==> flow/design.v <==
module distorter_pipelined_368 #(parameter INT_WIDTH = 4,
                                 FRACT_WIDTH = 12,
                                 DATA_WIDTH = INT_WIDTH + FRACT_WIDTH)
                                (input wire clk_368,
                                 input wire rst_n,
                                 input wire signed [DATA_WIDTH-1 : 0] in_r,
                                 input wire signed [DATA_WIDTH-1 : 0] in_i,
                                 input wire signed [DATA_WIDTH-1 : 0] a10_r,
                                 input wire signed [DATA_WIDTH-1 : 0] a10_i,
                                 input wire signed [DATA_WIDTH-1 : 0] a30_r,
                                 input wire signed [DATA_WIDTH-1 : 0] a30_i,
                                 input wire signed [DATA_WIDTH-1 : 0] a50_r,
                                 input wire signed [DATA_WIDTH-1 : 0] a50_i,
                                 output reg signed [DATA_WIDTH-1 : 0] out_r,
                                 output reg signed [DATA_WIDTH-1 : 0] out_i);
    wire signed [2*DATA_WIDTH-1 : 0] xin_r, xin_i;
    wire signed [DATA_WIDTH-1 : 0] xin_trunc_r, xin_trunc_i;
    wire signed [DATA_WIDTH-1 : 0] abs_squared;
    wire signed [2*DATA_WIDTH-1 : 0] abs_pwr_four;
    wire signed [DATA_WIDTH-1 : 0] abs_pwr_four_trunc;
    wire signed [2*DATA_WIDTH-1 : 0] half_mul1_r;
    wire signed [DATA_WIDTH-1 : 0] half_mul1_trunc_r;
    wire signed [2*DATA_WIDTH-1 : 0] half_mul1_i;
    wire signed [DATA_WIDTH-1 : 0] half_mul1_trunc_i;
    wire signed [DATA_WIDTH-1 : 0] add1_r;
    wire signed [DATA_WIDTH-1 : 0] add1_i;
    wire signed [2*DATA_WIDTH-1 : 0] half_mul2_r;
    wire signed [DATA_WIDTH-1 : 0] half_mul2_trunc_r;
    wire signed [2*DATA_WIDTH-1 : 0] half_mul2_i;
    wire signed [DATA_WIDTH-1 : 0] half_mul2_trunc_i;
    wire signed [DATA_WIDTH-1 : 0] add2_r;
    wire signed [DATA_WIDTH-1 : 0] add2_i;
    wire signed [2*DATA_WIDTH-1 : 0] mul1;
    wire signed [DATA_WIDTH-1 : 0] mul1_trunc;
    wire signed [2*DATA_WIDTH-1 : 0] mul2;
    wire signed [DATA_WIDTH-1 : 0] mul2_trunc;
    wire signed [2*DATA_WIDTH-1 : 0] mul3;
    wire signed [DATA_WIDTH-1 : 0] mul3_trunc;
    wire signed [2*DATA_WIDTH-1 : 0] mul4;
    wire signed [DATA_WIDTH-1 : 0] mul4_trunc;
    reg signed [DATA_WIDTH-1 : 0] in_r_reg1, in_i_reg1, in_r_reg2, in_i_reg2, in_r_reg3, in_i_reg3, in_r_reg4, in_i_reg4;
    wire signed [DATA_WIDTH-1 : 0] out_r_comb, out_i_comb;
    reg signed [DATA_WIDTH-1 : 0] a10_r_reg1, a10_i_reg1, a10_r_reg2, a10_i_reg2, a10_r_reg3, a10_i_reg3;
    reg signed [DATA_WIDTH-1 : 0] a30_r_reg1, a30_i_reg1, a30_r_reg2, a30_i_reg2;
    reg signed [DATA_WIDTH-1 : 0] a50_r_reg1, a50_i_reg1, a50_r_reg2, a50_i_reg2, a50_r_reg3, a50_i_reg3;
    reg signed [DATA_WIDTH-1 : 0] abs_squared_reg;
    reg signed [DATA_WIDTH-1 : 0] half_mul1_trunc_r_reg, half_mul1_trunc_i_reg;
    reg signed [DATA_WIDTH-1 : 0] abs_pwr_four_trunc_reg;
    reg signed [DATA_WIDTH-1 : 0] add1_r_reg, add1_i_reg;
    reg signed [DATA_WIDTH-1 : 0] half_mul2_trunc_r_reg, half_mul2_trunc_i_reg;
    reg signed [DATA_WIDTH-1 : 0] add2_r_reg;
    reg signed [DATA_WIDTH-1 : 0] add2_i_reg;
    reg signed [DATA_WIDTH-1 : 0] in_r_reg5, in_i_reg5;
    always@(posedge clk_368 or negedge rst_n)
    begin
        if (!rst_n)
        begin
            in_r_reg1              <= 'd0;
            in_i_reg1              <= 'd0;
            in_r_reg2              <= 'd0;
            in_i_reg2              <= 'd0;
            in_r_reg3              <= 'd0;
            in_i_reg3              <= 'd0;
            in_r_reg4              <= 'd0;
            in_i_reg4              <= 'd0;
            out_r                  <= 'd0;
            out_i                  <= 'd0;
            a10_r_reg1             <= 'd0;
            a10_i_reg1             <= 'd0;
            a10_r_reg2             <= 'd0;
            a10_i_reg2             <= 'd0;
            a10_r_reg3             <= 'd0;
            a10_i_reg3             <= 'd0;
            a30_r_reg1             <= 'd0;
            a30_i_reg1             <= 'd0;
            a30_r_reg2             <= 'd0;
            a30_i_reg2             <= 'd0;
            a50_r_reg1             <= 'd0;
            a50_i_reg1             <= 'd0;
            a50_r_reg2             <= 'd0;
            a50_i_reg2             <= 'd0;
            a50_r_reg3             <= 'd0;
            a50_i_reg3             <= 'd0;
            abs_squared_reg        <= 'd0;
            half_mul1_trunc_r_reg  <= 'd0;
            half_mul1_trunc_i_reg  <= 'd0;
            abs_pwr_four_trunc_reg <= 'd0;
            add1_r_reg             <= 'd0;
            add1_i_reg             <= 'd0;
            half_mul2_trunc_r_reg  <= 'd0;
            half_mul2_trunc_i_reg  <= 'd0;
            add2_r_reg             <= 'd0;
            add2_i_reg             <= 'd0;
            in_r_reg5              <= 'd0;
            in_i_reg5              <= 'd0;
        end
        else
        begin
            in_r_reg1              <= in_r;
            in_i_reg1              <= in_i;
            in_r_reg2              <= in_r_reg1;
            in_i_reg2              <= in_i_reg1;
            in_r_reg3              <= in_r_reg2;
            in_i_reg3              <= in_i_reg2;
            in_r_reg4              <= in_r_reg3;
            in_i_reg4              <= in_i_reg3;
            out_r                  <= out_r_comb;
            out_i                  <= out_i_comb;
            a10_r_reg1             <= a10_r;
            a10_i_reg1             <= a10_i;
            a10_r_reg2             <= a10_r_reg1;
            a10_i_reg2             <= a10_i_reg1;
            a10_r_reg3             <= a10_r_reg2;
            a10_i_reg3             <= a10_i_reg2;
            a30_r_reg1             <= a30_r;
            a30_i_reg1             <= a30_i;
            a30_r_reg2             <= a30_r_reg1;
            a30_i_reg2             <= a30_i_reg1;
            a50_r_reg1             <= a50_r;
            a50_i_reg1             <= a50_i;
            a50_r_reg2             <= a50_r_reg1;
            a50_i_reg2             <= a50_i_reg1;
            a50_r_reg3             <= a50_r_reg2;
            a50_i_reg3             <= a50_i_reg2;
            abs_squared_reg        <= abs_squared;
            half_mul1_trunc_r_reg  <= half_mul1_trunc_r;
            half_mul1_trunc_i_reg  <= half_mul1_trunc_i;
            abs_pwr_four_trunc_reg <= abs_pwr_four_trunc;
            add1_r_reg             <= add1_r;
            add1_i_reg             <= add1_i;
            half_mul2_trunc_r_reg  <= half_mul2_trunc_r;
            half_mul2_trunc_i_reg  <= half_mul2_trunc_i;
            add2_r_reg             <= add2_r;
            add2_i_reg             <= add2_i;
            in_r_reg5              <= in_r_reg4;
            in_i_reg5              <= in_i_reg4;
        end
    end
    assign xin_r       = in_r_reg1 * in_r_reg1;
    assign xin_trunc_r = xin_r >> (FRACT_WIDTH);
    assign xin_i       = in_i_reg1 * in_i_reg1;
    assign xin_trunc_i = xin_i >> (FRACT_WIDTH);
    assign abs_squared = xin_trunc_r + xin_trunc_i;
    assign abs_pwr_four       = abs_squared_reg * abs_squared_reg;
    assign abs_pwr_four_trunc = abs_pwr_four >> (FRACT_WIDTH);
    assign half_mul1_r       = abs_squared_reg * a30_r_reg2;
    assign half_mul1_trunc_r = half_mul1_r >> (FRACT_WIDTH);
    assign half_mul1_i       = abs_squared_reg * a30_i_reg2;
    assign half_mul1_trunc_i = half_mul1_i >> (FRACT_WIDTH);
    assign add1_r = half_mul1_trunc_r_reg + a10_r_reg3;
    assign add1_i = half_mul1_trunc_i_reg + a10_i_reg3;
    assign half_mul2_r       = abs_pwr_four_trunc_reg * a50_r_reg3;
    assign half_mul2_trunc_r = half_mul2_r >> (FRACT_WIDTH);
    assign half_mul2_i       = abs_pwr_four_trunc_reg * a50_i_reg3;
    assign half_mul2_trunc_i = half_mul2_i >> (FRACT_WIDTH);
    assign add2_r = half_mul2_trunc_r_reg + add1_r_reg;
    assign add2_i = half_mul2_trunc_i_reg + add1_i_reg;
    assign mul1       = add2_r_reg * in_r_reg5;
    assign mul1_trunc = mul1 >> (FRACT_WIDTH);
    assign mul2       = add2_i_reg * in_i_reg5;
    assign mul2_trunc = mul2 >> (FRACT_WIDTH);
    assign mul3       = add2_r_reg * in_i_reg5;
    assign mul3_trunc = mul3 >> (FRACT_WIDTH);
    assign mul4       = add2_i_reg * in_r_reg5;
    assign mul4_trunc = mul4 >> (FRACT_WIDTH);
    assign out_r_comb = mul1_trunc - mul2_trunc;
    assign out_i_comb = mul3_trunc + mul4_trunc;
endmodule
# == Tool chain data of distorter_pipelined_368 ==
# Each step is given for the RTL above and for the edited RTL.
# "orig" refers to lines of the RTL above, "edited" to lines of the edited file.
# "delta" is "edited" less "orig", of the values as shown; "change_rel_pct" is that difference over "orig", in percent.
# The mark - stands for no value.
# design
design,distorter_pipelined_368
clk_port,clk_368
library,sky130hd
lib_corner,tt_025C_1v80

# == Diff ==
# The edit as a unified diff against the file above.
# A script made this edit. It changes what the design does and was not meant as an optimisation.
# begin of diff
@@ -137,5 +137,5 @@
         end
     end
-    assign xin_r       = in_r_reg1 * in_r_reg1;
+    assign xin_r       = in_r_reg1 & in_r_reg1;
     assign xin_trunc_r = xin_r >> (FRACT_WIDTH);
     assign xin_i       = in_i_reg1 * in_i_reg1;
# end of diff

# == Word-level counts ==
# Counts by Yosys on the flattened word-level netlist (proc, flatten, opt, wreduce; memories kept). Register bits leave out memories and registers merged into their read ports (data or address); mux counts leave out enables and synchronous resets folded into registers. Print and check cells are left out. Cells with the same type and inputs are merged into one.
# word_totals
item,orig,edited,delta,change_rel_pct
elab_cells,56,56,0,0.00
regBits,608,608,0,0.00
in_bits,130,130,0,0.00
# classes
item,orig,edited,delta,change_rel_pct
n_logic,0,1,1,-
addsub,7,7,0,0.00
multipliers,11,10,-1,-9.09
# op_table
cell,orig,edited,delta,change_rel_pct
multiplier 16 x 16 -> 28 bit,11,10,-1,-9.09
adder 16 bit,6,5,-1,-16.67
adder 4 x 16 -> 16 bit,0,1,1,-
AND 16 bit,0,1,1,-
subtractor 16 bit,1,1,0,0.00

# == Longest topological paths ==
# Depth = most cells in a row (Yosys ltp): at word level without a register or memory, in the mapped netlist without a sequential cell, where the memories' decode and read muxes count.
# logic_depth
item,orig,edited,delta,change_rel_pct
ltp_word,2,2,0,0.00
ABC_AREA,0,0,-,-
mapped_depth,34,36,2,5.88
mapped_depth_nobuf,33,35,2,6.06

# == Mapped cells and area ==
# The flow's flattened synthesis, as Yosys stat reports it; memories are mapped. The netlist is that of the ABC_AREA named above (0 if unset); the other value can give another one.
# synth_totals
item,orig,edited,delta,change_rel_pct
seq_area_um2,15214.6,15214.6,0.0,0.00
buf_cells,420,399,-21,-5.00
cells,11323,10394,-929,-8.20
flip_flops,608,608,0,0.00
mapped_area_um2,110458.4,102296.9,-8161.5,-7.39
# by_type
cell,orig,edited,delta,change_rel_pct
sky130_fd_sc_hd__inv_1,3006,2696,-310,-10.31
sky130_fd_sc_hd__fa_1,2448,2243,-205,-8.37
sky130_fd_sc_hd__nand2_1,1353,1265,-88,-6.50
sky130_fd_sc_hd__ha_1,936,856,-80,-8.55
sky130_fd_sc_hd__o21ai_0,111,43,-68,-61.26
sky130_fd_sc_hd__o21ai_1,5,54,49,980.00
sky130_fd_sc_hd__nor2_1,276,229,-47,-17.03
sky130_fd_sc_hd__and2_1,965,921,-44,-4.56
sky130_fd_sc_hd__a21boi_0,29,3,-26,-89.66
sky130_fd_sc_hd__xnor2_1,350,326,-24,-6.86
sky130_fd_sc_hd__a21boi_1,0,23,23,-
sky130_fd_sc_hd__nor3_1,65,43,-22,-33.85
sky130_fd_sc_hd__clkbuf_1,419,398,-21,-5.01
sky130_fd_sc_hd__nand2b_1,100,87,-13,-13.00
sky130_fd_sc_hd__or3_1,28,15,-13,-46.43
sky130_fd_sc_hd__nand3_1,45,33,-12,-26.67
sky130_fd_sc_hd__nand4_1,14,23,9,64.29
sky130_fd_sc_hd__o2111ai_1,0,9,9,-
# The list need not be complete.

# == Worst setup path after synthesis ==
# Path of least setup slack by OpenSTA after synthesis, without wires, with an ideal clock, recovery checks aside; 20% of the period is set as input and as output delay. Where synthesis merged equal registers, the netlist keeps one of their names.
# synth_path
item,orig,edited,delta,change_rel_pct
kind,reg-to-reg,reg-to-reg,-,-
startpoint,reg in_i_reg5[1],reg in_i_reg1[4],-,-
endpoint,reg out_r[15],reg abs_squared_reg[14],-,-
path_stages,31,33,2,6.45
required_time_ns,8.866,8.920,0.054,0.61
path_buffers,2,2,0,0.00
setup_ns,0.134,0.080,-0.054,-
t_first_pin_ns,0.000,0.000,0.000,-
tclk_ns,9.0,9.0,0.0,0.00
t_arrival_ns,7.510,7.412,-0.098,-1.30
path_slack_ns,1.356,1.508,0.152,-
delay_ns,7.644,7.492,-0.152,-1.99
synth_period_reached_ns,7.644,7.492,-0.152,-1.99
# "delay_ns" is the arrival time less input delay plus setup time.
# "path_stages": output pins that drive a net of the path, with the launching flip-flop's if there is one; two outputs of one cell count as two.
# "synth_period_reached_ns" is the clock period less the worst setup slack; recovery checks do not enter. This is arithmetic on one report: input and output delays are still those of the set period (20% each).
# The rows between start and end are the longest chain of elaborated cells between them; the timing report does not say that the signal goes this way. Where chains are equally long, one stands for them.
# A line is the first line of the expression or statement that the cell stems from. Yosys adds cells for indexed reads and writes and turns some case tables into memories.
# synth_via_orig
path_cell_list,sky130_fd_sc_hd__dfrtp_1 sky130_fd_sc_hd__clkbuf_1 sky130_fd_sc_hd__clkbuf_1 sky130_fd_sc_hd__nand2_1 sky130_fd_sc_hd__fa_1 sky130_fd_sc_hd__fa_1 sky130_fd_sc_hd__fa_1 sky130_fd_sc_hd__fa_1 sky130_fd_sc_hd__inv_1 sky130_fd_sc_hd__fa_1 sky130_fd_sc_hd__inv_1 sky130_fd_sc_hd__fa_1 sky130_fd_sc_hd__inv_1 sky130_fd_sc_hd__ha_1 sky130_fd_sc_hd__nand2_1 sky130_fd_sc_hd__nor4b_1 sky130_fd_sc_hd__or2_2 sky130_fd_sc_hd__a21oi_1 sky130_fd_sc_hd__xnor2_1 sky130_fd_sc_hd__inv_1 sky130_fd_sc_hd__ha_1 sky130_fd_sc_hd__nor2b_1 sky130_fd_sc_hd__o21ai_0 sky130_fd_sc_hd__a21boi_0 sky130_fd_sc_hd__o21a_1 sky130_fd_sc_hd__a21oi_1 sky130_fd_sc_hd__o21ai_0 sky130_fd_sc_hd__o41ai_1 sky130_fd_sc_hd__o21ai_0 sky130_fd_sc_hd__a31oi_1 sky130_fd_sc_hd__xnor3_1
elab_chain_len,2
cone_cells,2
cone_classes,1 x add/sub; 1 x mul
# synth_rtl_orig
item,line,text
"start, declared",53,"reg signed [DATA_WIDTH-1 : 0] in_r_reg5, in_i_reg5;"
"start, assigned",95,in_i_reg5              <= 'd0;
"start, assigned",136,in_i_reg5              <= in_i_reg4;
multiplier 16 x 16 -> 28 bit,160,assign mul2       = add2_i_reg * in_i_reg5;
subtractor 16 bit,166,assign out_r_comb = mul1_trunc - mul2_trunc;
"end, assigned",66,out_r                  <= 'd0;
"end, assigned",107,out_r                  <= out_r_comb;
"end, declared",14,"output reg signed [DATA_WIDTH-1 : 0] out_r,"
# synth_via_edited
path_cell_list,sky130_fd_sc_hd__dfrtp_1 sky130_fd_sc_hd__clkbuf_1 sky130_fd_sc_hd__clkbuf_1 sky130_fd_sc_hd__nand2_1 sky130_fd_sc_hd__fa_1 sky130_fd_sc_hd__inv_1 sky130_fd_sc_hd__fa_1 sky130_fd_sc_hd__ha_1 sky130_fd_sc_hd__inv_1 sky130_fd_sc_hd__fa_1 sky130_fd_sc_hd__fa_1 sky130_fd_sc_hd__inv_1 sky130_fd_sc_hd__fa_1 sky130_fd_sc_hd__ha_1 sky130_fd_sc_hd__a21o_1 sky130_fd_sc_hd__a21o_1 sky130_fd_sc_hd__a21oi_1 sky130_fd_sc_hd__o21ai_0 sky130_fd_sc_hd__a21oi_1 sky130_fd_sc_hd__xnor2_1 sky130_fd_sc_hd__ha_1 sky130_fd_sc_hd__fa_1 sky130_fd_sc_hd__a21o_1 sky130_fd_sc_hd__a21oi_1 sky130_fd_sc_hd__o21bai_1 sky130_fd_sc_hd__a21oi_1 sky130_fd_sc_hd__o21bai_1 sky130_fd_sc_hd__a21oi_1 sky130_fd_sc_hd__o21bai_1 sky130_fd_sc_hd__a2111o_1 sky130_fd_sc_hd__a31o_1 sky130_fd_sc_hd__a21oi_1 sky130_fd_sc_hd__xnor2_1
elab_chain_len,2
cone_cells,2
cone_classes,1 x add/sub; 1 x mul
# synth_rtl_edited
item,line,text
"start, declared",41,"reg signed [DATA_WIDTH-1 : 0] in_r_reg1, in_i_reg1, in_r_reg2, in_i_reg2, in_r_reg3, in_i_reg3, in_r_reg4, in_ ..."
"start, assigned",59,in_i_reg1              <= 'd0;
"start, assigned",100,in_i_reg1              <= in_i;
multiplier 16 x 16 -> 28 bit,141,assign xin_i       = in_i_reg1 * in_i_reg1;
adder 4 x 16 -> 16 bit,143,assign abs_squared = xin_trunc_r + xin_trunc_i;
"end, assigned",84,abs_squared_reg        <= 'd0;
"end, assigned",125,abs_squared_reg        <= abs_squared;
"end, declared",46,reg signed [DATA_WIDTH-1 : 0] abs_squared_reg;

# == Path in the finished layout ==
# Path of least setup slack in the final report of each run of pair 1 (OpenROAD, finished layout, wires in). Where an end is a register, its clock arrival counts in the times.
# layout_path
item,orig,edited,delta,change_rel_pct
kind,reg-to-reg,reg-to-reg,-,-
startpoint,reg in_r_reg5[5],reg in_i_reg5[3],-,-
endpoint,reg out_r[15],reg out_r[14],-,-
path_stages,30,28,-2,-6.67
tclk_ns,9.0,9.0,0.0,0.00
t_first_pin_ns,0.73,0.74,0.01,1.37
t_arrival_ns,9.07,8.96,-0.11,-1.21
required_time_ns,9.61,9.61,0.00,0.00
path_slack_ns,0.54,0.65,0.11,-
setup_ns,0.12,0.06,-0.06,-
path_buffers,0,1,1,-
# The rows between start and end are the longest chain of elaborated cells between them; the timing report does not say that the signal goes this way. Where chains are equally long, one stands for them.
# layout_via_orig
path_cell_list,sky130_fd_sc_hd__dfrtp_1 sky130_fd_sc_hd__and2_1 sky130_fd_sc_hd__fa_1 sky130_fd_sc_hd__inv_1 sky130_fd_sc_hd__fa_1 sky130_fd_sc_hd__fa_1 sky130_fd_sc_hd__fa_1 sky130_fd_sc_hd__inv_1 sky130_fd_sc_hd__fa_1 sky130_fd_sc_hd__inv_1 sky130_fd_sc_hd__fa_1 sky130_fd_sc_hd__inv_1 sky130_fd_sc_hd__ha_1 sky130_fd_sc_hd__a2111oi_0 sky130_fd_sc_hd__o21a_1 sky130_fd_sc_hd__o31a_1 sky130_fd_sc_hd__a21oi_1 sky130_fd_sc_hd__a21oi_1 sky130_fd_sc_hd__xnor2_1 sky130_fd_sc_hd__ha_1 sky130_fd_sc_hd__nor2b_1 sky130_fd_sc_hd__o21ai_0 sky130_fd_sc_hd__a21boi_0 sky130_fd_sc_hd__o21a_1 sky130_fd_sc_hd__a21oi_1 sky130_fd_sc_hd__o21ai_0 sky130_fd_sc_hd__o41ai_1 sky130_fd_sc_hd__o21ai_0 sky130_fd_sc_hd__a31oi_1 sky130_fd_sc_hd__xnor3_1
elab_chain_len,2
cone_cells,2
cone_classes,1 x add/sub; 1 x mul
# layout_rtl_orig
item,line,text
"start, declared",53,"reg signed [DATA_WIDTH-1 : 0] in_r_reg5, in_i_reg5;"
"start, assigned",94,in_r_reg5              <= 'd0;
"start, assigned",135,in_r_reg5              <= in_r_reg4;
multiplier 16 x 16 -> 28 bit,158,assign mul1       = add2_r_reg * in_r_reg5;
subtractor 16 bit,166,assign out_r_comb = mul1_trunc - mul2_trunc;
"end, assigned",66,out_r                  <= 'd0;
"end, assigned",107,out_r                  <= out_r_comb;
"end, declared",14,"output reg signed [DATA_WIDTH-1 : 0] out_r,"
# layout_via_edited
path_cell_list,sky130_fd_sc_hd__dfrtp_1 sky130_fd_sc_hd__buf_4 sky130_fd_sc_hd__nand2_1 sky130_fd_sc_hd__fa_1 sky130_fd_sc_hd__fa_1 sky130_fd_sc_hd__fa_1 sky130_fd_sc_hd__fa_1 sky130_fd_sc_hd__inv_1 sky130_fd_sc_hd__fa_1 sky130_fd_sc_hd__inv_1 sky130_fd_sc_hd__fa_1 sky130_fd_sc_hd__inv_1 sky130_fd_sc_hd__ha_1 sky130_fd_sc_hd__nor4_1 sky130_fd_sc_hd__o21ai_0 sky130_fd_sc_hd__o21a_1 sky130_fd_sc_hd__a311oi_1 sky130_fd_sc_hd__a21oi_1 sky130_fd_sc_hd__o21ai_1 sky130_fd_sc_hd__nand2b_1 sky130_fd_sc_hd__a21oi_1 sky130_fd_sc_hd__xor2_1 sky130_fd_sc_hd__ha_1 sky130_fd_sc_hd__or3_1 sky130_fd_sc_hd__o21ai_0 sky130_fd_sc_hd__a21oi_1 sky130_fd_sc_hd__or4_1 sky130_fd_sc_hd__nand4_1
elab_chain_len,2
cone_cells,2
cone_classes,1 x add/sub; 1 x mul
# layout_rtl_edited
item,line,text
"start, declared",53,"reg signed [DATA_WIDTH-1 : 0] in_r_reg5, in_i_reg5;"
"start, assigned",95,in_i_reg5              <= 'd0;
"start, assigned",136,in_i_reg5              <= in_i_reg4;
multiplier 16 x 16 -> 28 bit,160,assign mul2       = add2_i_reg * in_i_reg5;
subtractor 16 bit,166,assign out_r_comb = mul1_trunc - mul2_trunc;
"end, assigned",66,out_r                  <= 'd0;
"end, assigned",107,out_r                  <= out_r_comb;
"end, declared",14,"output reg signed [DATA_WIDTH-1 : 0] out_r,"

# == Measured runs ==
# Both versions went through the flow (Yosys, OpenROAD) with the same settings in each pair. Constraints: input delay and output delay 20% of the set period each, output load 0.01 pF.
# flow_settings_pair_1
period_ns,9.0
CAP_MARGIN,20
CORE_MARGIN,2
CORE_UTILIZATION,40
SLEW_MARGIN,20
# measured_pair_1
item,orig,edited,delta,change_rel_pct
finalUtil_pct,43.5,43.6,0.1,-
fin_hold_ws_ns,0.332,0.330,-0.002,-
setup_worst_slack_ns,0.544,0.653,0.109,-
dieArea_um2,280365.0,259804.0,-20561.0,-7.33
setupTns_ns,0.000,0.000,0.000,-
synth_area_um2,110458.4,102296.9,-8161.5,-7.39
finish.stdcell_area_um2,119347.0,110824.0,-8523.0,-7.14
timing.achieved_period_ns,8.456,8.347,-0.109,-1.29
# flow_settings_pair_2
ABC_AREA,1
CELL_PAD_IN_SITES_GLOBAL_PLACEMENT,1
CORE_ASPECT_RATIO,0.78
CORE_MARGIN,5
CORE_UTILIZATION,46
MIN_ROUTING_LAYER,met1
SLEW_MARGIN,35
TNS_END_PERCENT,5
period_ns,7.78
CAP_MARGIN,20
# measured_pair_2
item,orig,edited,delta,change_rel_pct
finalUtil_pct,50.2,50.2,0.0,-
fin_hold_ws_ns,0.325,0.336,0.011,-
setup_worst_slack_ns,0.369,0.384,0.015,-
dieArea_um2,261621.0,243846.0,-17775.0,-6.79
setupTns_ns,0.000,0.000,0.000,-
synth_area_um2,115650.9,107638.2,-8012.7,-6.93
finish.stdcell_area_um2,125597.0,116673.0,-8924.0,-7.11
timing.achieved_period_ns,7.411,7.396,-0.015,-0.20
# "timing.achieved_period_ns" is the run's clock period less its worst setup slack. It is reckoned from that one timing run; input and output delays stay at 20% of the period that was set.
